==> flow/design.v <==
module ProcessingElement(
  input         clock,
  input         reset,
  input  [7:0]  io_price,
  output [10:0] io_agentIdx,
  output        io_rewardIn_ready,
  input         io_rewardIn_valid,
  input  [7:0]  io_rewardIn_bits_reward,
  input  [10:0] io_rewardIn_bits_idx,
  input         io_rewardIn_bits_last,
  input         io_PEResultOut_ready,
  output        io_PEResultOut_valid,
  output [7:0]  io_PEResultOut_bits_benefit,
  output [7:0]  io_PEResultOut_bits_oldPrice,
  output [10:0] io_PEResultOut_bits_id,
  output        io_PEResultOut_bits_last
);
  reg [7:0] s1_last;  
  reg [7:0] s1_reward;  
  reg [7:0] s1_idx;  
  reg  s1_valid;  
  reg [7:0] s2_price;  
  reg [7:0] s2_idx;  
  reg  s2_last;  
  reg  s2_valid;  
  reg [7:0] s2_reward;  
  reg [7:0] s3_benefit;  
  reg [7:0] s3_oldPrice;  
  reg  s3_valid;  
  reg [7:0] s3_last;  
  reg [7:0] s3_idx;  
  wire  stall = ~io_PEResultOut_ready;  
  wire  fire = io_rewardIn_ready & io_rewardIn_valid;  
  wire [10:0] _GEN_2 = fire ? io_rewardIn_bits_idx : {{3'd0}, s1_idx};  
  wire [8:0] _diff_T = {1'b0,$signed(s2_reward)};  
  wire [8:0] _diff_T_1 = {1'b0,$signed(s2_price)};  
  wire [8:0] diff = $signed(_diff_T) - $signed(_diff_T_1);  
  wire [10:0] _GEN_9 = ~stall ? _GEN_2 : {{3'd0}, s1_idx};  
  wire [7:0] _GEN_14 = ~stall ? s1_last : {{7'd0}, s2_last};  
  assign io_agentIdx = stall ? {3'd0, s1_idx} : io_rewardIn_bits_idx;
  assign io_rewardIn_ready = ~stall;  
  assign io_PEResultOut_valid = s3_valid;  
  assign io_PEResultOut_bits_benefit = s3_benefit;  
  assign io_PEResultOut_bits_oldPrice = s3_oldPrice;  
  assign io_PEResultOut_bits_id = {{3'd0}, s3_idx};  
  assign io_PEResultOut_bits_last = s3_last[0];  
  always @(posedge clock) begin
    if (reset) begin  
      s1_last <= 8'h0;  
    end else if (~stall) begin  
      if (fire) begin  
        s1_last <= {{7'd0}, io_rewardIn_bits_last};  
      end
    end
    if (reset) begin  
      s1_reward <= 8'h0;  
    end else if (~stall) begin  
      if (fire) begin  
        s1_reward <= io_rewardIn_bits_reward;  
      end
    end
    if (reset) begin  
      s1_idx <= 8'h0;  
    end else begin
      s1_idx <= _GEN_9[7:0];
    end
    if (reset) begin  
      s1_valid <= 1'h0;  
    end else if (~stall) begin  
      s1_valid <= fire;  
    end
    if (reset) begin  
      s2_price <= 8'h0;  
    end else if (~stall) begin  
      s2_price <= io_price;  
    end
    if (reset) begin  
      s2_idx <= 8'h0;  
    end else if (~stall) begin  
      s2_idx <= s1_idx;  
    end
    if (reset) begin  
      s2_last <= 1'h0;  
    end else begin
      s2_last <= _GEN_14[0];
    end
    if (reset) begin  
      s2_valid <= 1'h0;  
    end else if (~stall) begin  
      s2_valid <= s1_valid;  
    end
    if (reset) begin  
      s2_reward <= 8'h0;  
    end else if (~stall) begin  
      s2_reward <= s1_reward;  
    end
    if (reset) begin  
      s3_benefit <= 8'h0;  
    end else if (~stall) begin  
      if (diff[8]) begin  
        s3_benefit <= 8'h0;
      end else begin
        s3_benefit <= diff[7:0];
      end
    end
    if (reset) begin  
      s3_oldPrice <= 8'h0;  
    end else if (~stall) begin  
      s3_oldPrice <= s2_price;  
    end
    if (reset) begin  
      s3_valid <= 1'h0;  
    end else if (~stall) begin  
      s3_valid <= s2_valid;  
    end
    if (reset) begin  
      s3_last <= 8'h0;  
    end else if (~stall) begin  
      s3_last <= {{7'd0}, s2_last};  
    end
    if (reset) begin  
      s3_idx <= 8'h0;  
    end else if (~stall) begin  
      s3_idx <= s2_idx;  
    end
  end
endmodule
module SearchTask(
  input         clock,
  input         reset,
  output        io_benefitIn_0_ready,
  input         io_benefitIn_0_valid,
  input  [7:0]  io_benefitIn_0_bits_benefit,
  input  [7:0]  io_benefitIn_0_bits_oldPrice,
  input  [10:0] io_benefitIn_0_bits_id,
  input         io_benefitIn_0_bits_last,
  output        io_benefitIn_1_ready,
  input         io_benefitIn_1_valid,
  input  [7:0]  io_benefitIn_1_bits_benefit,
  input  [7:0]  io_benefitIn_1_bits_oldPrice,
  input  [10:0] io_benefitIn_1_bits_id,
  output        io_benefitIn_2_ready,
  input         io_benefitIn_2_valid,
  input  [7:0]  io_benefitIn_2_bits_benefit,
  input  [7:0]  io_benefitIn_2_bits_oldPrice,
  input  [10:0] io_benefitIn_2_bits_id,
  output        io_benefitIn_3_ready,
  input         io_benefitIn_3_valid,
  input  [7:0]  io_benefitIn_3_bits_benefit,
  input  [7:0]  io_benefitIn_3_bits_oldPrice,
  input  [10:0] io_benefitIn_3_bits_id,
  output        io_benefitIn_4_ready,
  input         io_benefitIn_4_valid,
  input  [7:0]  io_benefitIn_4_bits_benefit,
  input  [7:0]  io_benefitIn_4_bits_oldPrice,
  input  [10:0] io_benefitIn_4_bits_id,
  output        io_benefitIn_5_ready,
  input         io_benefitIn_5_valid,
  input  [7:0]  io_benefitIn_5_bits_benefit,
  input  [7:0]  io_benefitIn_5_bits_oldPrice,
  input  [10:0] io_benefitIn_5_bits_id,
  output        io_benefitIn_6_ready,
  input         io_benefitIn_6_valid,
  input  [7:0]  io_benefitIn_6_bits_benefit,
  input  [7:0]  io_benefitIn_6_bits_oldPrice,
  input  [10:0] io_benefitIn_6_bits_id,
  output        io_benefitIn_7_ready,
  input         io_benefitIn_7_valid,
  input  [7:0]  io_benefitIn_7_bits_benefit,
  input  [7:0]  io_benefitIn_7_bits_oldPrice,
  input  [10:0] io_benefitIn_7_bits_id,
  input         io_resultOut_ready,
  output        io_resultOut_valid,
  output [10:0] io_resultOut_bits_winner,
  output [7:0]  io_resultOut_bits_bid
);
  reg  s_valid_0;  
  reg  s_valid_1;  
  reg  s_valid_2;  
  reg  s_valid_3;  
  reg  s_last_0;  
  reg  s_last_1;  
  reg  s_last_2;  
  reg  s_last_3;  
  reg [7:0] compRegs_0_0_benefit;  
  reg [10:0] compRegs_0_0_id;  
  reg [7:0] compRegs_0_0_runningBid;  
  reg [7:0] compRegs_0_0_oldPrice;  
  reg [7:0] compRegs_0_1_benefit;  
  reg [10:0] compRegs_0_1_id;  
  reg [7:0] compRegs_0_1_runningBid;  
  reg [7:0] compRegs_0_1_oldPrice;  
  reg [7:0] compRegs_0_2_benefit;  
  reg [10:0] compRegs_0_2_id;  
  reg [7:0] compRegs_0_2_runningBid;  
  reg [7:0] compRegs_0_2_oldPrice;  
  reg [7:0] compRegs_0_3_benefit;  
  reg [10:0] compRegs_0_3_id;  
  reg [7:0] compRegs_0_3_runningBid;  
  reg [7:0] compRegs_0_3_oldPrice;  
  reg [7:0] compRegs_0_4_benefit;  
  reg [10:0] compRegs_0_4_id;  
  reg [7:0] compRegs_0_4_runningBid;  
  reg [7:0] compRegs_0_4_oldPrice;  
  reg [7:0] compRegs_0_5_benefit;  
  reg [10:0] compRegs_0_5_id;  
  reg [7:0] compRegs_0_5_runningBid;  
  reg [7:0] compRegs_0_5_oldPrice;  
  reg [7:0] compRegs_0_6_benefit;  
  reg [10:0] compRegs_0_6_id;  
  reg [7:0] compRegs_0_6_runningBid;  
  reg [7:0] compRegs_0_6_oldPrice;  
  reg [7:0] compRegs_0_7_benefit;  
  reg [10:0] compRegs_0_7_id;  
  reg [7:0] compRegs_0_7_runningBid;  
  reg [7:0] compRegs_0_7_oldPrice;  
  reg [7:0] compRegs_1_0_benefit;  
  reg [10:0] compRegs_1_0_id;  
  reg [7:0] compRegs_1_0_runningBid;  
  reg [7:0] compRegs_1_0_oldPrice;  
  reg [7:0] compRegs_1_1_benefit;  
  reg [10:0] compRegs_1_1_id;  
  reg [7:0] compRegs_1_1_runningBid;  
  reg [7:0] compRegs_1_1_oldPrice;  
  reg [7:0] compRegs_1_2_benefit;  
  reg [10:0] compRegs_1_2_id;  
  reg [7:0] compRegs_1_2_runningBid;  
  reg [7:0] compRegs_1_2_oldPrice;  
  reg [7:0] compRegs_1_3_benefit;  
  reg [10:0] compRegs_1_3_id;  
  reg [7:0] compRegs_1_3_runningBid;  
  reg [7:0] compRegs_1_3_oldPrice;  
  reg [7:0] compRegs_2_0_benefit;  
  reg [10:0] compRegs_2_0_id;  
  reg [7:0] compRegs_2_0_runningBid;  
  reg [7:0] compRegs_2_0_oldPrice;  
  reg [7:0] compRegs_2_1_benefit;  
  reg [10:0] compRegs_2_1_id;  
  reg [7:0] compRegs_2_1_runningBid;  
  reg [7:0] compRegs_2_1_oldPrice;  
  reg [7:0] compRegs_3_0_benefit;  
  reg [10:0] compRegs_3_0_id;  
  reg [7:0] compRegs_3_0_runningBid;  
  reg [7:0] compRegs_3_0_oldPrice;  
  reg [7:0] slast_runningWinner_benefit;  
  reg [10:0] slast_runningWinner_id;  
  reg [7:0] slast_runningWinner_runningBid;  
  reg [7:0] slast_runningWinner_oldPrice;  
  reg  slast_valid;  
  reg  slast_last;  
  wire  stall = ~io_resultOut_ready & slast_valid;  
  wire  _fire_T = io_benefitIn_0_ready & io_benefitIn_0_valid;  
  wire  _fire_T_1 = io_benefitIn_1_ready & io_benefitIn_1_valid;  
  wire  _fire_T_2 = io_benefitIn_2_ready & io_benefitIn_2_valid;  
  wire  _fire_T_3 = io_benefitIn_3_ready & io_benefitIn_3_valid;  
  wire  _fire_T_4 = io_benefitIn_4_ready & io_benefitIn_4_valid;  
  wire  _fire_T_5 = io_benefitIn_5_ready & io_benefitIn_5_valid;  
  wire  _fire_T_6 = io_benefitIn_6_ready & io_benefitIn_6_valid;  
  wire  _fire_T_7 = io_benefitIn_7_ready & io_benefitIn_7_valid;  
  wire  fire = _fire_T | _fire_T_1 | _fire_T_2 | _fire_T_3 | _fire_T_4 | _fire_T_5 | _fire_T_6 | _fire_T_7;  
  wire [7:0] hypoBid = compRegs_0_0_benefit - compRegs_0_1_benefit;  
  wire [7:0] hypoBid_1 = compRegs_0_1_benefit - compRegs_0_0_benefit;  
  wire [7:0] hypoBid_2 = compRegs_0_2_benefit - compRegs_0_3_benefit;  
  wire [7:0] hypoBid_3 = compRegs_0_3_benefit - compRegs_0_2_benefit;  
  wire [7:0] hypoBid_4 = compRegs_0_4_benefit - compRegs_0_5_benefit;  
  wire [7:0] hypoBid_5 = compRegs_0_5_benefit - compRegs_0_4_benefit;  
  wire [7:0] hypoBid_6 = compRegs_0_6_benefit - compRegs_0_7_benefit;  
  wire [7:0] hypoBid_7 = compRegs_0_7_benefit - compRegs_0_6_benefit;  
  wire [7:0] hypoBid_8 = compRegs_1_0_benefit - compRegs_1_1_benefit;  
  wire [7:0] hypoBid_9 = compRegs_1_1_benefit - compRegs_1_0_benefit;  
  wire [7:0] hypoBid_10 = compRegs_1_2_benefit - compRegs_1_3_benefit;  
  wire [7:0] hypoBid_11 = compRegs_1_3_benefit - compRegs_1_2_benefit;  
  wire [7:0] hypoBid_12 = compRegs_2_0_benefit - compRegs_2_1_benefit;  
  wire [7:0] hypoBid_13 = compRegs_2_1_benefit - compRegs_2_0_benefit;  
  wire [7:0] hypoBid_14 = compRegs_3_0_benefit - slast_runningWinner_benefit;  
  wire [7:0] _slast_runningWinner_runningBid_T_1 = hypoBid_14 < compRegs_3_0_runningBid ? hypoBid_14 :
    compRegs_3_0_runningBid;  
  wire [7:0] hypoBid_15 = slast_runningWinner_benefit - compRegs_3_0_benefit;  
  wire [7:0] _slast_runningWinner_runningBid_T_3 = hypoBid_15 < slast_runningWinner_runningBid ? hypoBid_15 :
    slast_runningWinner_runningBid;  
  wire [7:0] _io_resultOut_bits_bid_T_1 = slast_runningWinner_oldPrice + 8'h1;  
  wire [7:0] _io_resultOut_bits_bid_T_3 = slast_runningWinner_runningBid + slast_runningWinner_oldPrice;  
  wire [7:0] _GEN_152 = slast_runningWinner_benefit == 8'h0 ? 8'h0 : _io_resultOut_bits_bid_T_3;  
  assign io_benefitIn_0_ready = ~stall;  
  assign io_benefitIn_1_ready = ~stall;  
  assign io_benefitIn_2_ready = ~stall;  
  assign io_benefitIn_3_ready = ~stall;  
  assign io_benefitIn_4_ready = ~stall;  
  assign io_benefitIn_5_ready = ~stall;  
  assign io_benefitIn_6_ready = ~stall;  
  assign io_benefitIn_7_ready = ~stall;  
  assign io_resultOut_valid = slast_valid & slast_last;  
  assign io_resultOut_bits_winner = slast_runningWinner_id;  
  assign io_resultOut_bits_bid = slast_runningWinner_runningBid == 8'h0 & slast_runningWinner_benefit > 8'h0 ?
    _io_resultOut_bits_bid_T_1 : _GEN_152;  
  always @(posedge clock) begin
    if (reset) begin  
      s_valid_0 <= 1'h0;  
    end else if (~stall) begin  
      s_valid_0 <= fire;  
    end
    if (reset) begin  
      s_valid_1 <= 1'h0;  
    end else if (~stall) begin  
      s_valid_1 <= s_valid_0;  
    end
    if (reset) begin  
      s_valid_2 <= 1'h0;  
    end else if (~stall) begin  
      s_valid_2 <= s_valid_1;  
    end
    if (reset) begin  
      s_valid_3 <= 1'h0;  
    end else if (~stall) begin  
      s_valid_3 <= s_valid_2;  
    end
    if (reset) begin  
      s_last_0 <= 1'h0;  
    end else if (~stall) begin  
      if (fire) begin  
        s_last_0 <= io_benefitIn_0_bits_last;  
      end
    end
    if (reset) begin  
      s_last_1 <= 1'h0;  
    end else if (~stall) begin  
      s_last_1 <= s_last_0;  
    end
    if (reset) begin  
      s_last_2 <= 1'h0;  
    end else if (~stall) begin  
      s_last_2 <= s_last_1;  
    end
    if (reset) begin  
      s_last_3 <= 1'h0;  
    end else if (~stall) begin  
      s_last_3 <= s_last_2;  
    end
    if (reset) begin  
      compRegs_0_0_benefit <= 8'h0;  
    end else if (~stall) begin  
      if (fire) begin  
        if (_fire_T) begin  
          compRegs_0_0_benefit <= io_benefitIn_0_bits_benefit;  
        end else begin
          compRegs_0_0_benefit <= 8'h0;  
        end
      end
    end
    if (reset) begin  
      compRegs_0_0_id <= 11'h0;  
    end else if (~stall) begin  
      if (fire) begin  
        compRegs_0_0_id <= io_benefitIn_0_bits_id;  
      end
    end
    if (reset) begin  
      compRegs_0_0_runningBid <= 8'h0;  
    end else if (~stall) begin  
      if (fire) begin  
        compRegs_0_0_runningBid <= 8'hff;  
      end
    end
    if (reset) begin  
      compRegs_0_0_oldPrice <= 8'h0;  
    end else if (~stall) begin  
      if (fire) begin  
        compRegs_0_0_oldPrice <= io_benefitIn_0_bits_oldPrice;  
      end
    end
    if (reset) begin  
      compRegs_0_1_benefit <= 8'h0;  
    end else if (~stall) begin  
      if (fire) begin  
        if (_fire_T_1) begin  
          compRegs_0_1_benefit <= io_benefitIn_1_bits_benefit;  
        end else begin
          compRegs_0_1_benefit <= 8'h0;  
        end
      end
    end
    if (reset) begin  
      compRegs_0_1_id <= 11'h0;  
    end else if (~stall) begin  
      if (fire) begin  
        compRegs_0_1_id <= io_benefitIn_1_bits_id;  
      end
    end
    if (reset) begin  
      compRegs_0_1_runningBid <= 8'h0;  
    end else if (~stall) begin  
      if (fire) begin  
        compRegs_0_1_runningBid <= 8'hff;  
      end
    end
    if (reset) begin  
      compRegs_0_1_oldPrice <= 8'h0;  
    end else if (~stall) begin  
      if (fire) begin  
        compRegs_0_1_oldPrice <= io_benefitIn_1_bits_oldPrice;  
      end
    end
    if (reset) begin  
      compRegs_0_2_benefit <= 8'h0;  
    end else if (~stall) begin  
      if (fire) begin  
        if (_fire_T_2) begin  
          compRegs_0_2_benefit <= io_benefitIn_2_bits_benefit;  
        end else begin
          compRegs_0_2_benefit <= 8'h0;  
        end
      end
    end
    if (reset) begin  
      compRegs_0_2_id <= 11'h0;  
    end else if (~stall) begin  
      if (fire) begin  
        compRegs_0_2_id <= io_benefitIn_2_bits_id;  
      end
    end
    if (reset) begin  
      compRegs_0_2_runningBid <= 8'h0;  
    end else if (~stall) begin  
      if (fire) begin  
        compRegs_0_2_runningBid <= 8'hff;  
      end
    end
    if (reset) begin  
      compRegs_0_2_oldPrice <= 8'h0;  
    end else if (~stall) begin  
      if (fire) begin  
        compRegs_0_2_oldPrice <= io_benefitIn_2_bits_oldPrice;  
      end
    end
    if (reset) begin  
      compRegs_0_3_benefit <= 8'h0;  
    end else if (~stall) begin  
      if (fire) begin  
        if (_fire_T_3) begin  
          compRegs_0_3_benefit <= io_benefitIn_3_bits_benefit;  
        end else begin
          compRegs_0_3_benefit <= 8'h0;  
        end
      end
    end
    if (reset) begin  
      compRegs_0_3_id <= 11'h0;  
    end else if (~stall) begin  
      if (fire) begin  
        compRegs_0_3_id <= io_benefitIn_3_bits_id;  
      end
    end
    if (reset) begin  
      compRegs_0_3_runningBid <= 8'h0;  
    end else if (~stall) begin  
      if (fire) begin  
        compRegs_0_3_runningBid <= 8'hff;  
      end
    end
    if (reset) begin  
      compRegs_0_3_oldPrice <= 8'h0;  
    end else if (~stall) begin  
      if (fire) begin  
        compRegs_0_3_oldPrice <= io_benefitIn_3_bits_oldPrice;  
      end
    end
    if (reset) begin  
      compRegs_0_4_benefit <= 8'h0;  
    end else if (~stall) begin  
      if (fire) begin  
        if (_fire_T_4) begin  
          compRegs_0_4_benefit <= io_benefitIn_4_bits_benefit;  
        end else begin
          compRegs_0_4_benefit <= 8'h0;  
        end
      end
    end
    if (reset) begin  
      compRegs_0_4_id <= 11'h0;  
    end else if (~stall) begin  
      if (fire) begin  
        compRegs_0_4_id <= io_benefitIn_4_bits_id;  
      end
    end
    if (reset) begin  
      compRegs_0_4_runningBid <= 8'h0;  
    end else if (~stall) begin  
      if (fire) begin  
        compRegs_0_4_runningBid <= 8'hff;  
      end
    end
    if (reset) begin  
      compRegs_0_4_oldPrice <= 8'h0;  
    end else if (~stall) begin  
      if (fire) begin  
        compRegs_0_4_oldPrice <= io_benefitIn_4_bits_oldPrice;  
      end
    end
    if (reset) begin  
      compRegs_0_5_benefit <= 8'h0;  
    end else if (~stall) begin  
      if (fire) begin  
        if (_fire_T_5) begin  
          compRegs_0_5_benefit <= io_benefitIn_5_bits_benefit;  
        end else begin
          compRegs_0_5_benefit <= 8'h0;  
        end
      end
    end
    if (reset) begin  
      compRegs_0_5_id <= 11'h0;  
    end else if (~stall) begin  
      if (fire) begin  
        compRegs_0_5_id <= io_benefitIn_5_bits_id;  
      end
    end
    if (reset) begin  
      compRegs_0_5_runningBid <= 8'h0;  
    end else if (~stall) begin  
      if (fire) begin  
        compRegs_0_5_runningBid <= 8'hff;  
      end
    end
    if (reset) begin  
      compRegs_0_5_oldPrice <= 8'h0;  
    end else if (~stall) begin  
      if (fire) begin  
        compRegs_0_5_oldPrice <= io_benefitIn_5_bits_oldPrice;  
      end
    end
    if (reset) begin  
      compRegs_0_6_benefit <= 8'h0;  
    end else if (~stall) begin  
      if (fire) begin  
        if (_fire_T_6) begin  
          compRegs_0_6_benefit <= io_benefitIn_6_bits_benefit;  
        end else begin
          compRegs_0_6_benefit <= 8'h0;  
        end
      end
    end
    if (reset) begin  
      compRegs_0_6_id <= 11'h0;  
    end else if (~stall) begin  
      if (fire) begin  
        compRegs_0_6_id <= io_benefitIn_6_bits_id;  
      end
    end
    if (reset) begin  
      compRegs_0_6_runningBid <= 8'h0;  
    end else if (~stall) begin  
      if (fire) begin  
        compRegs_0_6_runningBid <= 8'hff;  
      end
    end
    if (reset) begin  
      compRegs_0_6_oldPrice <= 8'h0;  
    end else if (~stall) begin  
      if (fire) begin  
        compRegs_0_6_oldPrice <= io_benefitIn_6_bits_oldPrice;  
      end
    end
    if (reset) begin  
      compRegs_0_7_benefit <= 8'h0;  
    end else if (~stall) begin  
      if (fire) begin  
        if (_fire_T_7) begin  
          compRegs_0_7_benefit <= io_benefitIn_7_bits_benefit;  
        end else begin
          compRegs_0_7_benefit <= 8'h0;  
        end
      end
    end
    if (reset) begin  
      compRegs_0_7_id <= 11'h0;  
    end else if (~stall) begin  
      if (fire) begin  
        compRegs_0_7_id <= io_benefitIn_7_bits_id;  
      end
    end
    if (reset) begin  
      compRegs_0_7_runningBid <= 8'h0;  
    end else if (~stall) begin  
      if (fire) begin  
        compRegs_0_7_runningBid <= 8'hff;  
      end
    end
    if (reset) begin  
      compRegs_0_7_oldPrice <= 8'h0;  
    end else if (~stall) begin  
      if (fire) begin  
        compRegs_0_7_oldPrice <= io_benefitIn_7_bits_oldPrice;  
      end
    end
    if (reset) begin  
      compRegs_1_0_benefit <= 8'h0;  
    end else if (~stall) begin  
      if (compRegs_0_0_benefit >= compRegs_0_1_benefit) begin  
        compRegs_1_0_benefit <= compRegs_0_0_benefit;  
      end else begin
        compRegs_1_0_benefit <= compRegs_0_1_benefit;  
      end
    end
    if (reset) begin  
      compRegs_1_0_id <= 11'h0;  
    end else if (~stall) begin  
      if (compRegs_0_0_benefit >= compRegs_0_1_benefit) begin  
        compRegs_1_0_id <= compRegs_0_0_id;  
      end else begin
        compRegs_1_0_id <= compRegs_0_1_id;  
      end
    end
    if (reset) begin  
      compRegs_1_0_runningBid <= 8'h0;  
    end else if (~stall) begin  
      if (compRegs_0_0_benefit >= compRegs_0_1_benefit) begin  
        if (hypoBid < compRegs_0_0_runningBid) begin  
          compRegs_1_0_runningBid <= hypoBid;
        end else begin
          compRegs_1_0_runningBid <= compRegs_0_0_runningBid;
        end
      end else if (hypoBid_1 < compRegs_0_1_runningBid) begin  
        compRegs_1_0_runningBid <= hypoBid_1;
      end else begin
        compRegs_1_0_runningBid <= compRegs_0_1_runningBid;
      end
    end
    if (reset) begin  
      compRegs_1_0_oldPrice <= 8'h0;  
    end else if (~stall) begin  
      if (compRegs_0_0_benefit >= compRegs_0_1_benefit) begin  
        compRegs_1_0_oldPrice <= compRegs_0_0_oldPrice;  
      end else begin
        compRegs_1_0_oldPrice <= compRegs_0_1_oldPrice;  
      end
    end
    if (reset) begin  
      compRegs_1_1_benefit <= 8'h0;  
    end else if (~stall) begin  
      if (compRegs_0_2_benefit >= compRegs_0_3_benefit) begin  
        compRegs_1_1_benefit <= compRegs_0_2_benefit;  
      end else begin
        compRegs_1_1_benefit <= compRegs_0_3_benefit;  
      end
    end
    if (reset) begin  
      compRegs_1_1_id <= 11'h0;  
    end else if (~stall) begin  
      if (compRegs_0_2_benefit >= compRegs_0_3_benefit) begin  
        compRegs_1_1_id <= compRegs_0_2_id;  
      end else begin
        compRegs_1_1_id <= compRegs_0_3_id;  
      end
    end
    if (reset) begin  
      compRegs_1_1_runningBid <= 8'h0;  
    end else if (~stall) begin  
      if (compRegs_0_2_benefit >= compRegs_0_3_benefit) begin  
        if (hypoBid_2 < compRegs_0_2_runningBid) begin  
          compRegs_1_1_runningBid <= hypoBid_2;
        end else begin
          compRegs_1_1_runningBid <= compRegs_0_2_runningBid;
        end
      end else if (hypoBid_3 < compRegs_0_3_runningBid) begin  
        compRegs_1_1_runningBid <= hypoBid_3;
      end else begin
        compRegs_1_1_runningBid <= compRegs_0_3_runningBid;
      end
    end
    if (reset) begin  
      compRegs_1_1_oldPrice <= 8'h0;  
    end else if (~stall) begin  
      if (compRegs_0_2_benefit >= compRegs_0_3_benefit) begin  
        compRegs_1_1_oldPrice <= compRegs_0_2_oldPrice;  
      end else begin
        compRegs_1_1_oldPrice <= compRegs_0_3_oldPrice;  
      end
    end
    if (reset) begin  
      compRegs_1_2_benefit <= 8'h0;  
    end else if (~stall) begin  
      if (compRegs_0_4_benefit >= compRegs_0_5_benefit) begin  
        compRegs_1_2_benefit <= compRegs_0_4_benefit;  
      end else begin
        compRegs_1_2_benefit <= compRegs_0_5_benefit;  
      end
    end
    if (reset) begin  
      compRegs_1_2_id <= 11'h0;  
    end else if (~stall) begin  
      if (compRegs_0_4_benefit >= compRegs_0_5_benefit) begin  
        compRegs_1_2_id <= compRegs_0_4_id;  
      end else begin
        compRegs_1_2_id <= compRegs_0_5_id;  
      end
    end
    if (reset) begin  
      compRegs_1_2_runningBid <= 8'h0;  
    end else if (~stall) begin  
      if (compRegs_0_4_benefit >= compRegs_0_5_benefit) begin  
        if (hypoBid_4 < compRegs_0_4_runningBid) begin  
          compRegs_1_2_runningBid <= hypoBid_4;
        end else begin
          compRegs_1_2_runningBid <= compRegs_0_4_runningBid;
        end
      end else if (hypoBid_5 < compRegs_0_5_runningBid) begin  
        compRegs_1_2_runningBid <= hypoBid_5;
      end else begin
        compRegs_1_2_runningBid <= compRegs_0_5_runningBid;
      end
    end
    if (reset) begin  
      compRegs_1_2_oldPrice <= 8'h0;  
    end else if (~stall) begin  
      if (compRegs_0_4_benefit >= compRegs_0_5_benefit) begin  
        compRegs_1_2_oldPrice <= compRegs_0_4_oldPrice;  
      end else begin
        compRegs_1_2_oldPrice <= compRegs_0_5_oldPrice;  
      end
    end
    if (reset) begin  
      compRegs_1_3_benefit <= 8'h0;  
    end else if (~stall) begin  
      if (compRegs_0_6_benefit >= compRegs_0_7_benefit) begin  
        compRegs_1_3_benefit <= compRegs_0_6_benefit;  
      end else begin
        compRegs_1_3_benefit <= compRegs_0_7_benefit;  
      end
    end
    if (reset) begin  
      compRegs_1_3_id <= 11'h0;  
    end else if (~stall) begin  
      if (compRegs_0_6_benefit >= compRegs_0_7_benefit) begin  
        compRegs_1_3_id <= compRegs_0_6_id;  
      end else begin
        compRegs_1_3_id <= compRegs_0_7_id;  
      end
    end
    if (reset) begin  
      compRegs_1_3_runningBid <= 8'h0;  
    end else if (~stall) begin  
      if (compRegs_0_6_benefit >= compRegs_0_7_benefit) begin  
        if (hypoBid_6 < compRegs_0_6_runningBid) begin  
          compRegs_1_3_runningBid <= hypoBid_6;
        end else begin
          compRegs_1_3_runningBid <= compRegs_0_6_runningBid;
        end
      end else if (hypoBid_7 < compRegs_0_7_runningBid) begin  
        compRegs_1_3_runningBid <= hypoBid_7;
      end else begin
        compRegs_1_3_runningBid <= compRegs_0_7_runningBid;
      end
    end
    if (reset) begin  
      compRegs_1_3_oldPrice <= 8'h0;  
    end else if (~stall) begin  
      if (compRegs_0_6_benefit >= compRegs_0_7_benefit) begin  
        compRegs_1_3_oldPrice <= compRegs_0_6_oldPrice;  
      end else begin
        compRegs_1_3_oldPrice <= compRegs_0_7_oldPrice;  
      end
    end
    if (reset) begin  
      compRegs_2_0_benefit <= 8'h0;  
    end else if (~stall) begin  
      if (compRegs_1_0_benefit >= compRegs_1_1_benefit) begin  
        compRegs_2_0_benefit <= compRegs_1_0_benefit;  
      end else begin
        compRegs_2_0_benefit <= compRegs_1_1_benefit;  
      end
    end
    if (reset) begin  
      compRegs_2_0_id <= 11'h0;  
    end else if (~stall) begin  
      if (compRegs_1_0_benefit >= compRegs_1_1_benefit) begin  
        compRegs_2_0_id <= compRegs_1_0_id;  
      end else begin
        compRegs_2_0_id <= compRegs_1_1_id;  
      end
    end
    if (reset) begin  
      compRegs_2_0_runningBid <= 8'h0;  
    end else if (~stall) begin  
      if (compRegs_1_0_benefit >= compRegs_1_1_benefit) begin  
        if (hypoBid_8 < compRegs_1_0_runningBid) begin  
          compRegs_2_0_runningBid <= hypoBid_8;
        end else begin
          compRegs_2_0_runningBid <= compRegs_1_0_runningBid;
        end
      end else if (hypoBid_9 < compRegs_1_1_runningBid) begin  
        compRegs_2_0_runningBid <= hypoBid_9;
      end else begin
        compRegs_2_0_runningBid <= compRegs_1_1_runningBid;
      end
    end
    if (reset) begin  
      compRegs_2_0_oldPrice <= 8'h0;  
    end else if (~stall) begin  
      if (compRegs_1_0_benefit >= compRegs_1_1_benefit) begin  
        compRegs_2_0_oldPrice <= compRegs_1_0_oldPrice;  
      end else begin
        compRegs_2_0_oldPrice <= compRegs_1_1_oldPrice;  
      end
    end
    if (reset) begin  
      compRegs_2_1_benefit <= 8'h0;  
    end else if (~stall) begin  
      if (compRegs_1_2_benefit >= compRegs_1_3_benefit) begin  
        compRegs_2_1_benefit <= compRegs_1_2_benefit;  
      end else begin
        compRegs_2_1_benefit <= compRegs_1_3_benefit;  
      end
    end
    if (reset) begin  
      compRegs_2_1_id <= 11'h0;  
    end else if (~stall) begin  
      if (compRegs_1_2_benefit >= compRegs_1_3_benefit) begin  
        compRegs_2_1_id <= compRegs_1_2_id;  
      end else begin
        compRegs_2_1_id <= compRegs_1_3_id;  
      end
    end
    if (reset) begin  
      compRegs_2_1_runningBid <= 8'h0;  
    end else if (~stall) begin  
      if (compRegs_1_2_benefit >= compRegs_1_3_benefit) begin  
        if (hypoBid_10 < compRegs_1_2_runningBid) begin  
          compRegs_2_1_runningBid <= hypoBid_10;
        end else begin
          compRegs_2_1_runningBid <= compRegs_1_2_runningBid;
        end
      end else if (hypoBid_11 < compRegs_1_3_runningBid) begin  
        compRegs_2_1_runningBid <= hypoBid_11;
      end else begin
        compRegs_2_1_runningBid <= compRegs_1_3_runningBid;
      end
    end
    if (reset) begin  
      compRegs_2_1_oldPrice <= 8'h0;  
    end else if (~stall) begin  
      if (compRegs_1_2_benefit >= compRegs_1_3_benefit) begin  
        compRegs_2_1_oldPrice <= compRegs_1_2_oldPrice;  
      end else begin
        compRegs_2_1_oldPrice <= compRegs_1_3_oldPrice;  
      end
    end
    if (reset) begin  
      compRegs_3_0_benefit <= 8'h0;  
    end else if (~stall) begin  
      if (compRegs_2_0_benefit >= compRegs_2_1_benefit) begin  
        compRegs_3_0_benefit <= compRegs_2_0_benefit;  
      end else begin
        compRegs_3_0_benefit <= compRegs_2_1_benefit;  
      end
    end
    if (reset) begin  
      compRegs_3_0_id <= 11'h0;  
    end else if (~stall) begin  
      if (compRegs_2_0_benefit >= compRegs_2_1_benefit) begin  
        compRegs_3_0_id <= compRegs_2_0_id;  
      end else begin
        compRegs_3_0_id <= compRegs_2_1_id;  
      end
    end
    if (reset) begin  
      compRegs_3_0_runningBid <= 8'h0;  
    end else if (~stall) begin  
      if (compRegs_2_0_benefit >= compRegs_2_1_benefit) begin  
        if (hypoBid_12 < compRegs_2_0_runningBid) begin  
          compRegs_3_0_runningBid <= hypoBid_12;
        end else begin
          compRegs_3_0_runningBid <= compRegs_2_0_runningBid;
        end
      end else if (hypoBid_13 < compRegs_2_1_runningBid) begin  
        compRegs_3_0_runningBid <= hypoBid_13;
      end else begin
        compRegs_3_0_runningBid <= compRegs_2_1_runningBid;
      end
    end
    if (reset) begin  
      compRegs_3_0_oldPrice <= 8'h0;  
    end else if (~stall) begin  
      if (compRegs_2_0_benefit >= compRegs_2_1_benefit) begin  
        compRegs_3_0_oldPrice <= compRegs_2_0_oldPrice;  
      end else begin
        compRegs_3_0_oldPrice <= compRegs_2_1_oldPrice;  
      end
    end
    if (reset) begin  
      slast_runningWinner_benefit <= 8'h0;  
    end else if (~stall) begin  
      if (slast_last | ~slast_valid) begin  
        slast_runningWinner_benefit <= compRegs_3_0_benefit;  
      end else if (compRegs_3_0_benefit > slast_runningWinner_benefit) begin  
        slast_runningWinner_benefit <= compRegs_3_0_benefit;  
      end
    end
    if (reset) begin  
      slast_runningWinner_id <= 11'h0;  
    end else if (~stall) begin  
      if (slast_last | ~slast_valid) begin  
        slast_runningWinner_id <= compRegs_3_0_id;  
      end else if (compRegs_3_0_benefit > slast_runningWinner_benefit) begin  
        slast_runningWinner_id <= compRegs_3_0_id;  
      end
    end
    if (reset) begin  
      slast_runningWinner_runningBid <= 8'h0;  
    end else if (~stall) begin  
      if (slast_last | ~slast_valid) begin  
        slast_runningWinner_runningBid <= compRegs_3_0_runningBid;  
      end else if (compRegs_3_0_benefit > slast_runningWinner_benefit) begin  
        slast_runningWinner_runningBid <= _slast_runningWinner_runningBid_T_1;  
      end else begin
        slast_runningWinner_runningBid <= _slast_runningWinner_runningBid_T_3;  
      end
    end
    if (reset) begin  
      slast_runningWinner_oldPrice <= 8'h0;  
    end else if (~stall) begin  
      if (slast_last | ~slast_valid) begin  
        slast_runningWinner_oldPrice <= compRegs_3_0_oldPrice;  
      end else if (compRegs_3_0_benefit > slast_runningWinner_benefit) begin  
        slast_runningWinner_oldPrice <= compRegs_3_0_oldPrice;  
      end
    end
    if (reset) begin  
      slast_valid <= 1'h0;  
    end else if (~stall) begin  
      slast_valid <= s_valid_3;  
    end
    if (reset) begin  
      slast_last <= 1'h0;  
    end else if (~stall) begin  
      slast_last <= s_last_3;  
    end
  end
endmodule
module AuctionSearch(
  input         clock,
  input         reset,
  output        io_rewardIn_0_ready,
  input         io_rewardIn_0_valid,
  input  [7:0]  io_rewardIn_0_reward,
  input  [10:0] io_rewardIn_0_idx,
  input         io_rewardIn_0_last,
  output [10:0] io_agentIdx_0,
  input  [7:0]  io_price_0,
  output        io_rewardIn_1_ready,
  input         io_rewardIn_1_valid,
  input  [7:0]  io_rewardIn_1_reward,
  input  [10:0] io_rewardIn_1_idx,
  output [10:0] io_agentIdx_1,
  input  [7:0]  io_price_1,
  output        io_rewardIn_2_ready,
  input         io_rewardIn_2_valid,
  input  [7:0]  io_rewardIn_2_reward,
  input  [10:0] io_rewardIn_2_idx,
  output [10:0] io_agentIdx_2,
  input  [7:0]  io_price_2,
  output        io_rewardIn_3_ready,
  input         io_rewardIn_3_valid,
  input  [7:0]  io_rewardIn_3_reward,
  input  [10:0] io_rewardIn_3_idx,
  output [10:0] io_agentIdx_3,
  input  [7:0]  io_price_3,
  output        io_rewardIn_4_ready,
  input         io_rewardIn_4_valid,
  input  [7:0]  io_rewardIn_4_reward,
  input  [10:0] io_rewardIn_4_idx,
  output [10:0] io_agentIdx_4,
  input  [7:0]  io_price_4,
  output        io_rewardIn_5_ready,
  input         io_rewardIn_5_valid,
  input  [7:0]  io_rewardIn_5_reward,
  input  [10:0] io_rewardIn_5_idx,
  output [10:0] io_agentIdx_5,
  input  [7:0]  io_price_5,
  output        io_rewardIn_6_ready,
  input         io_rewardIn_6_valid,
  input  [7:0]  io_rewardIn_6_reward,
  input  [10:0] io_rewardIn_6_idx,
  output [10:0] io_agentIdx_6,
  input  [7:0]  io_price_6,
  output        io_rewardIn_7_ready,
  input         io_rewardIn_7_valid,
  input  [7:0]  io_rewardIn_7_reward,
  input  [10:0] io_rewardIn_7_idx,
  output [10:0] io_agentIdx_7,
  input  [7:0]  io_price_7,
  input         io_resultOut_ready,
  output        io_resultOut_valid,
  output [10:0] io_resultOut_winner,
  output [7:0]  io_resultOut_bid
);
  wire        pe0_valid;
  wire [7:0]  pe0_benefit;
  wire [7:0]  pe0_oldPrice;
  wire [10:0] pe0_id;
  wire        pe0_last;
  wire        pe0_ready;
  wire        pe1_valid;
  wire [7:0]  pe1_benefit;
  wire [7:0]  pe1_oldPrice;
  wire [10:0] pe1_id;
  wire        pe1_last;
  wire        pe1_ready;
  wire        pe2_valid;
  wire [7:0]  pe2_benefit;
  wire [7:0]  pe2_oldPrice;
  wire [10:0] pe2_id;
  wire        pe2_last;
  wire        pe2_ready;
  wire        pe3_valid;
  wire [7:0]  pe3_benefit;
  wire [7:0]  pe3_oldPrice;
  wire [10:0] pe3_id;
  wire        pe3_last;
  wire        pe3_ready;
  wire        pe4_valid;
  wire [7:0]  pe4_benefit;
  wire [7:0]  pe4_oldPrice;
  wire [10:0] pe4_id;
  wire        pe4_last;
  wire        pe4_ready;
  wire        pe5_valid;
  wire [7:0]  pe5_benefit;
  wire [7:0]  pe5_oldPrice;
  wire [10:0] pe5_id;
  wire        pe5_last;
  wire        pe5_ready;
  wire        pe6_valid;
  wire [7:0]  pe6_benefit;
  wire [7:0]  pe6_oldPrice;
  wire [10:0] pe6_id;
  wire        pe6_last;
  wire        pe6_ready;
  wire        pe7_valid;
  wire [7:0]  pe7_benefit;
  wire [7:0]  pe7_oldPrice;
  wire [10:0] pe7_id;
  wire        pe7_last;
  wire        pe7_ready;
  ProcessingElement pes_0 (
    .clock(clock),
    .reset(reset),
    .io_price(io_price_0),
    .io_agentIdx(io_agentIdx_0),
    .io_rewardIn_ready(io_rewardIn_0_ready),
    .io_rewardIn_valid(io_rewardIn_0_valid),
    .io_rewardIn_bits_reward(io_rewardIn_0_reward),
    .io_rewardIn_bits_idx(io_rewardIn_0_idx),
    .io_rewardIn_bits_last(io_rewardIn_0_last),
    .io_PEResultOut_ready(pe0_ready),
    .io_PEResultOut_valid(pe0_valid),
    .io_PEResultOut_bits_benefit(pe0_benefit),
    .io_PEResultOut_bits_oldPrice(pe0_oldPrice),
    .io_PEResultOut_bits_id(pe0_id),
    .io_PEResultOut_bits_last(pe0_last)
  );
  ProcessingElement pes_1 (
    .clock(clock),
    .reset(reset),
    .io_price(io_price_1),
    .io_agentIdx(io_agentIdx_1),
    .io_rewardIn_ready(io_rewardIn_1_ready),
    .io_rewardIn_valid(io_rewardIn_1_valid),
    .io_rewardIn_bits_reward(io_rewardIn_1_reward),
    .io_rewardIn_bits_idx(io_rewardIn_1_idx),
    .io_rewardIn_bits_last(1'b0),
    .io_PEResultOut_ready(pe1_ready),
    .io_PEResultOut_valid(pe1_valid),
    .io_PEResultOut_bits_benefit(pe1_benefit),
    .io_PEResultOut_bits_oldPrice(pe1_oldPrice),
    .io_PEResultOut_bits_id(pe1_id),
    .io_PEResultOut_bits_last(pe1_last)
  );
  ProcessingElement pes_2 (
    .clock(clock),
    .reset(reset),
    .io_price(io_price_2),
    .io_agentIdx(io_agentIdx_2),
    .io_rewardIn_ready(io_rewardIn_2_ready),
    .io_rewardIn_valid(io_rewardIn_2_valid),
    .io_rewardIn_bits_reward(io_rewardIn_2_reward),
    .io_rewardIn_bits_idx(io_rewardIn_2_idx),
    .io_rewardIn_bits_last(1'b0),
    .io_PEResultOut_ready(pe2_ready),
    .io_PEResultOut_valid(pe2_valid),
    .io_PEResultOut_bits_benefit(pe2_benefit),
    .io_PEResultOut_bits_oldPrice(pe2_oldPrice),
    .io_PEResultOut_bits_id(pe2_id),
    .io_PEResultOut_bits_last(pe2_last)
  );
  ProcessingElement pes_3 (
    .clock(clock),
    .reset(reset),
    .io_price(io_price_3),
    .io_agentIdx(io_agentIdx_3),
    .io_rewardIn_ready(io_rewardIn_3_ready),
    .io_rewardIn_valid(io_rewardIn_3_valid),
    .io_rewardIn_bits_reward(io_rewardIn_3_reward),
    .io_rewardIn_bits_idx(io_rewardIn_3_idx),
    .io_rewardIn_bits_last(1'b0),
    .io_PEResultOut_ready(pe3_ready),
    .io_PEResultOut_valid(pe3_valid),
    .io_PEResultOut_bits_benefit(pe3_benefit),
    .io_PEResultOut_bits_oldPrice(pe3_oldPrice),
    .io_PEResultOut_bits_id(pe3_id),
    .io_PEResultOut_bits_last(pe3_last)
  );
  ProcessingElement pes_4 (
    .clock(clock),
    .reset(reset),
    .io_price(io_price_4),
    .io_agentIdx(io_agentIdx_4),
    .io_rewardIn_ready(io_rewardIn_4_ready),
    .io_rewardIn_valid(io_rewardIn_4_valid),
    .io_rewardIn_bits_reward(io_rewardIn_4_reward),
    .io_rewardIn_bits_idx(io_rewardIn_4_idx),
    .io_rewardIn_bits_last(1'b0),
    .io_PEResultOut_ready(pe4_ready),
    .io_PEResultOut_valid(pe4_valid),
    .io_PEResultOut_bits_benefit(pe4_benefit),
    .io_PEResultOut_bits_oldPrice(pe4_oldPrice),
    .io_PEResultOut_bits_id(pe4_id),
    .io_PEResultOut_bits_last(pe4_last)
  );
  ProcessingElement pes_5 (
    .clock(clock),
    .reset(reset),
    .io_price(io_price_5),
    .io_agentIdx(io_agentIdx_5),
    .io_rewardIn_ready(io_rewardIn_5_ready),
    .io_rewardIn_valid(io_rewardIn_5_valid),
    .io_rewardIn_bits_reward(io_rewardIn_5_reward),
    .io_rewardIn_bits_idx(io_rewardIn_5_idx),
    .io_rewardIn_bits_last(1'b0),
    .io_PEResultOut_ready(pe5_ready),
    .io_PEResultOut_valid(pe5_valid),
    .io_PEResultOut_bits_benefit(pe5_benefit),
    .io_PEResultOut_bits_oldPrice(pe5_oldPrice),
    .io_PEResultOut_bits_id(pe5_id),
    .io_PEResultOut_bits_last(pe5_last)
  );
  ProcessingElement pes_6 (
    .clock(clock),
    .reset(reset),
    .io_price(io_price_6),
    .io_agentIdx(io_agentIdx_6),
    .io_rewardIn_ready(io_rewardIn_6_ready),
    .io_rewardIn_valid(io_rewardIn_6_valid),
    .io_rewardIn_bits_reward(io_rewardIn_6_reward),
    .io_rewardIn_bits_idx(io_rewardIn_6_idx),
    .io_rewardIn_bits_last(1'b0),
    .io_PEResultOut_ready(pe6_ready),
    .io_PEResultOut_valid(pe6_valid),
    .io_PEResultOut_bits_benefit(pe6_benefit),
    .io_PEResultOut_bits_oldPrice(pe6_oldPrice),
    .io_PEResultOut_bits_id(pe6_id),
    .io_PEResultOut_bits_last(pe6_last)
  );
  ProcessingElement pes_7 (
    .clock(clock),
    .reset(reset),
    .io_price(io_price_7),
    .io_agentIdx(io_agentIdx_7),
    .io_rewardIn_ready(io_rewardIn_7_ready),
    .io_rewardIn_valid(io_rewardIn_7_valid),
    .io_rewardIn_bits_reward(io_rewardIn_7_reward),
    .io_rewardIn_bits_idx(io_rewardIn_7_idx),
    .io_rewardIn_bits_last(1'b0),
    .io_PEResultOut_ready(pe7_ready),
    .io_PEResultOut_valid(pe7_valid),
    .io_PEResultOut_bits_benefit(pe7_benefit),
    .io_PEResultOut_bits_oldPrice(pe7_oldPrice),
    .io_PEResultOut_bits_id(pe7_id),
    .io_PEResultOut_bits_last(pe7_last)
  );
  SearchTask search (
    .clock(clock),
    .reset(reset),
    .io_benefitIn_0_ready(pe0_ready),
    .io_benefitIn_0_valid(pe0_valid),
    .io_benefitIn_0_bits_benefit(pe0_benefit),
    .io_benefitIn_0_bits_oldPrice(pe0_oldPrice),
    .io_benefitIn_0_bits_id(pe0_id),
    .io_benefitIn_0_bits_last(pe0_last),
    .io_benefitIn_1_ready(pe1_ready),
    .io_benefitIn_1_valid(pe1_valid),
    .io_benefitIn_1_bits_benefit(pe1_benefit),
    .io_benefitIn_1_bits_oldPrice(pe1_oldPrice),
    .io_benefitIn_1_bits_id(pe1_id),
    .io_benefitIn_2_ready(pe2_ready),
    .io_benefitIn_2_valid(pe2_valid),
    .io_benefitIn_2_bits_benefit(pe2_benefit),
    .io_benefitIn_2_bits_oldPrice(pe2_oldPrice),
    .io_benefitIn_2_bits_id(pe2_id),
    .io_benefitIn_3_ready(pe3_ready),
    .io_benefitIn_3_valid(pe3_valid),
    .io_benefitIn_3_bits_benefit(pe3_benefit),
    .io_benefitIn_3_bits_oldPrice(pe3_oldPrice),
    .io_benefitIn_3_bits_id(pe3_id),
    .io_benefitIn_4_ready(pe4_ready),
    .io_benefitIn_4_valid(pe4_valid),
    .io_benefitIn_4_bits_benefit(pe4_benefit),
    .io_benefitIn_4_bits_oldPrice(pe4_oldPrice),
    .io_benefitIn_4_bits_id(pe4_id),
    .io_benefitIn_5_ready(pe5_ready),
    .io_benefitIn_5_valid(pe5_valid),
    .io_benefitIn_5_bits_benefit(pe5_benefit),
    .io_benefitIn_5_bits_oldPrice(pe5_oldPrice),
    .io_benefitIn_5_bits_id(pe5_id),
    .io_benefitIn_6_ready(pe6_ready),
    .io_benefitIn_6_valid(pe6_valid),
    .io_benefitIn_6_bits_benefit(pe6_benefit),
    .io_benefitIn_6_bits_oldPrice(pe6_oldPrice),
    .io_benefitIn_6_bits_id(pe6_id),
    .io_benefitIn_7_ready(pe7_ready),
    .io_benefitIn_7_valid(pe7_valid),
    .io_benefitIn_7_bits_benefit(pe7_benefit),
    .io_benefitIn_7_bits_oldPrice(pe7_oldPrice),
    .io_benefitIn_7_bits_id(pe7_id),
    .io_resultOut_ready(io_resultOut_ready),
    .io_resultOut_valid(io_resultOut_valid),
    .io_resultOut_bits_winner(io_resultOut_winner),
    .io_resultOut_bits_bid(io_resultOut_bid)
  );
endmodule
# Tool chain data of AuctionSearch
# What the tools print for AuctionSearch, step after step.
# Line numbers count from 1 in the design file above.
# Operators: Yosys type, input widths -> output width; for muxes data width and select width s.
# Library cell names are shortened.
# Not given: n/a
[inputs]
top_module = "AuctionSearch"
clk_port = "clock"
lib = "sky130hd"
lib_corner = "tt_025C_1v80"

# After elaboration
# Source: Yosys, flattened and elaborated, memories not mapped. Widths are those after wreduce. Registers that Yosys merges into a memory's read port (data or address) are not register bits. Print and check cells do not count. Equal cells are merged and count once.
[word_totals]
reg_bits = 1022
in_bits = 228
wordCells = 332
[op_classes]
addsub = 26
cmp = 25
muxes = 78
bitwise = 30
reduce_and_logical = 15
[op_table]
columns = ["op", "n"]
rows = [
  ["$mux 8", 65],
  ["$mux 11", 13],
  ["$sub 8x8->8", 16],
  ["$lt 8x8->1", 16],
  ["$sub 8x8->9", 8],
  ["$ge 8x8->1", 7],
  ["$reduce_and 2->1", 11],
  ["$and 1x1->1", 19],
  ["$logic_not 8->1", 2],
  ["$or 1x1->1", 8],
  ["$add 8x1->8 const B", 1],
  ["$gt 8x1->1 const B", 1],
  ["$add 8x8->8", 1],
  ["$gt 8x8->1", 1],
  ["$not 1->1", 3],
  ["$reduce_bool 3->1", 1],
  ["$reduce_bool 2->1", 1],
]

# Depth
# Yosys ltp: most cells in a row. Word level: on the elaborated netlist, between registers, memories and ports. Mapped: between sequential cells and ports; inverters and the memories' decode and read muxes count.
[depth]
ltp_word = 12
abc_area = 0
ltp_mapped = 17
depth_no_buf = 16

# Synthesis result
# Yosys stat after the flow's synthesis: flattened, memories mapped to cells. It holds for the ABC_AREA given above (unset counts as 0); a run with the other value may have another netlist.
# Totals and module areas in this step are rounded.
[by_type]
columns = ["cell", "n"]
rows = [
  ["dfxtp_1", 998],
  ["nand2_1", 1579],
  ["a21oi_1", 865],
  ["ha_1", 304],
  ["mux2i_1", 163],
  ["nor2_1", 415],
  ["a211oi_1", 204],
  ["clkbuf_1", 340],
  ["inv_1", 295],
  ["xnor2_1", 89],
  ["a22oi_1", 90],
  ["fa_1", 25],
  ["o21ai_0", 87],
  ["a21o_1", 55],
  ["xor2_1", 42],
  ["nand3_1", 69],
  ["nor2b_1", 54],
  ["a221oi_1", 33],
]
# Other cell types: 61; their cells: 418.
[synth_totals]
stdcells = 6125
mapped_area_um2 = 48000
flip_flops = 998
buf_cells = 407
# By module: a second synthesis without flattening, with its own total; a netlist apart from the flattened one above.
[unflattened]
hier_cells = 5985
hier_area_um2 = 53000
# Each row is one instance without its submodules.
[modules]
columns = ["mod", "n_inst", "n_cells", "area_um2", "seq_area_um2"]
rows = [
  ["SearchTask", 1, 3440, 29000, 10000],
  ["ProcessingElement", 8, 318, 3000, 1400],
  ["AuctionSearch", 1, 1, 3.8, 0.0],
]

# Path before layout
# OpenSTA on the mapped netlist: ideal clock, no wires. The path of least setup slack (recovery checks aside). Input and output delay are each 20% of the period. Register names are those of the netlist, which keeps one name where synthesis merged equal registers.
[synth_path]
kind = "register -> register"
start = "reg (no name shown)"
end = "reg search.compRegs_1_2_runningBid[0]"
tclk_ps = 4000
setup_time_ps = 117
t_arrival_ps = 3681
slack_ps = 202
path_delay_ps = 3798
driving_pins = 10
n_path_buf = 1
synth_period_reached_ps = 3798
# "path_delay_ps" is the arrival time less input delay plus setup time.
# "driving_pins" counts driving pins, that of a launching flip-flop among them; a cell with two outputs on the path counts twice.
# "synth_period_reached_ps" is the clock period less the worst setup slack; recovery checks do not enter. This is arithmetic on one report: input and output delays are still those of the set period (20% each).
# The rows between start and end are the longest chain of elaborated cells between them; the timing report does not say that the signal goes this way. Where chains are equally long, one stands for them.
# A line is the first line of the expression or statement that the cell stems from. Yosys adds cells for indexed reads and writes and turns some case tables into memories.
# A register here has more assigning lines than the two given.
[synth_via]
path_cell_list = "dfxtp_1 -> buf_2 -> clkinv_1 -> ha_1 -> a2111oi_0 -> nand2_1 -> o22ai_1 -> mux2i_1 -> mux2i_1 -> a22o_1"
elab_chain_len = 3
cone_cells = 5
cone_lines = 3
[synth_lines]
columns = ["element", "line_no", "text"]
rows = [
  ["$lt 8x8->1", 706, "end else if (hypoBid_5 < compRegs_0_5_runningBid) begin"],
  ["$mux 8", 706, ""],
  ["$mux 8", 700, "if (compRegs_0_4_benefit >= compRegs_0_5_benefit) begin"],
  ["end, assigned", 702, "compRegs_1_2_runningBid <= hypoBid_4;"],
  ["end, assigned", 704, "compRegs_1_2_runningBid <= compRegs_0_4_runningBid;"],
  ["end, declared", 227, "reg [7:0] compRegs_1_2_runningBid;"],
]

# Path in the finished layout
# From the final timing report of entry A: the path of least setup slack in the routed layout; clock arrival at registers is part of the times.
# The report prints the path's times to 10 ps; the period is as set.
[layout_path]
kind = "register -> output"
start = "reg search.slast_runningWinner_oldPrice[0]"
end = "out io_resultOut_bid[6]"
tclk_ps = 3800
t_arrival_ps = 2750
slack_ps = 290
driving_pins = 11
n_path_buf = 1
# The rows between start and end are the longest chain of elaborated cells between them; the timing report does not say that the signal goes this way. Where chains are equally long, one stands for them.
# A register here has more assigning lines than the two given.
[layout_via]
path_cell_list = "dfxtp_4 -> ha_4 -> fa_2 -> a21o_1 -> a21oi_2 -> o21bai_1 -> a21oi_1 -> xnor2_1 -> nor2_1 -> a211oi_1 -> buf_2"
elab_chain_len = 3
cone_cells = 4
cone_lines = 4
[layout_lines]
columns = ["element", "line_no", "text"]
rows = [
  ["start, declared", 248, "reg [7:0] slast_runningWinner_oldPrice;"],
  ["start, assigned", 922, "slast_runningWinner_oldPrice <= compRegs_3_0_oldPrice;"],
  ["start, assigned", 924, "slast_runningWinner_oldPrice <= compRegs_3_0_oldPrice;"],
  ["$add 8x8->8", 282, "wire [7:0] _io_resultOut_bits_bid_T_3 = slast_runningWinner_runningBid + slast_runningWinner_oldPrice;"],
  ["$mux 8", 283, "wire [7:0] _GEN_152 = slast_runningWinner_benefit == 8'h0 ? 8'h0 : _io_resultOut_bits_bid_T_3;"],
  ["$mux 8", 294, "assign io_resultOut_bits_bid = slast_runningWinner_runningBid == 8'h0 & slast_runningWinner_benefit > 8'h0 ?"],
  ["end, declared", 994, "output [7:0]  io_resultOut_bid"],
]

# AuctionSearch through Yosys and OpenROAD on sky130hd: 3 stored runs, unordered, with their settings and measured results. The constraints put input and output delay at 20% of the set period each and load the outputs with 0.01 pF.
# By "period_less_ws_ps" is meant the clock period of the run minus its worst setup slack. This is arithmetic on one report: input and output delays are still those of the set period (20% each).
# By "worst_path_allowed_less_slack_ps" is meant the share of the clock period that the worst setup path is allowed (20% is reserved at inputs, 20% at outputs), minus its slack. Clock arrival times at its registers enter into it.
# "final_power_mw": no workload was simulated; the value follows from the tool's default switching activity.
# "worst_path_allowed_less_slack_ps" is known to 10 ps.
# The results are shown rounded.

[[run]]
name = "entry A"
[run.settings]
CORE_UTILIZATION = 40
PLACE_DENSITY = 0.6
SETUP_SLACK_MARGIN = 0.42
period_ns = 3.8
CAP_MARGIN = 20
CORE_MARGIN = 2
SLEW_MARGIN = 20
[run.results]
worst_path_allowed_less_slack_ps = 2750
timing.worst_path_kind = "register -> output"
period_less_ws_ps = 3508
worstSetupSlack_ps = 290
synthesis_area_um2 = 48000
die_footprint_um2 = 120000
final_stdcell_area_um2 = 60000
final_power_mw = 25
hold_worst_slack_ps = 440
final_util_pct = 50

[[run]]
name = "entry B"
[run.settings]
CAP_MARGIN = 5
CELL_PAD_IN_SITES_GLOBAL_PLACEMENT = 2
CORE_ASPECT_RATIO = 1.8
CORE_MARGIN = 10
CORE_UTILIZATION = 60
GPL_TIMING_DRIVEN = 1
HOLD_SLACK_MARGIN = 0.18
MAX_ROUTING_LAYER = "met4"
SETUP_SLACK_MARGIN = 0.48
period_ns = 2.7
SLEW_MARGIN = 20
[run.results]
outcome = "not finished: placement ended with error GPL-0301"

[[run]]
name = "entry C"
[run.settings]
CELL_PAD_IN_SITES_GLOBAL_PLACEMENT = 2
CORE_MARGIN = 7
CORE_UTILIZATION = 40
CTS_CLUSTER_DIAMETER = 317
CTS_CLUSTER_SIZE = 52
GPL_TIMING_DRIVEN = 0
HOLD_SLACK_MARGIN = 0.21
MAX_ROUTING_LAYER = "met4"
PLACE_DENSITY = 0.38
SETUP_SLACK_MARGIN = 0.57
TNS_END_PERCENT = 80
period_ns = 2.84
CAP_MARGIN = 20
SLEW_MARGIN = 20
[run.results]
worst_path_allowed_less_slack_ps = 3420
timing.worst_path_kind = "register -> register"
period_less_ws_ps = 3425
worstSetupSlack_ps = -580
synthesis_area_um2 = 48000
die_footprint_um2 = 130000
final_stdcell_area_um2 = 62000
final_power_mw = 27
hold_worst_slack_ps = 380
final_util_pct = 52
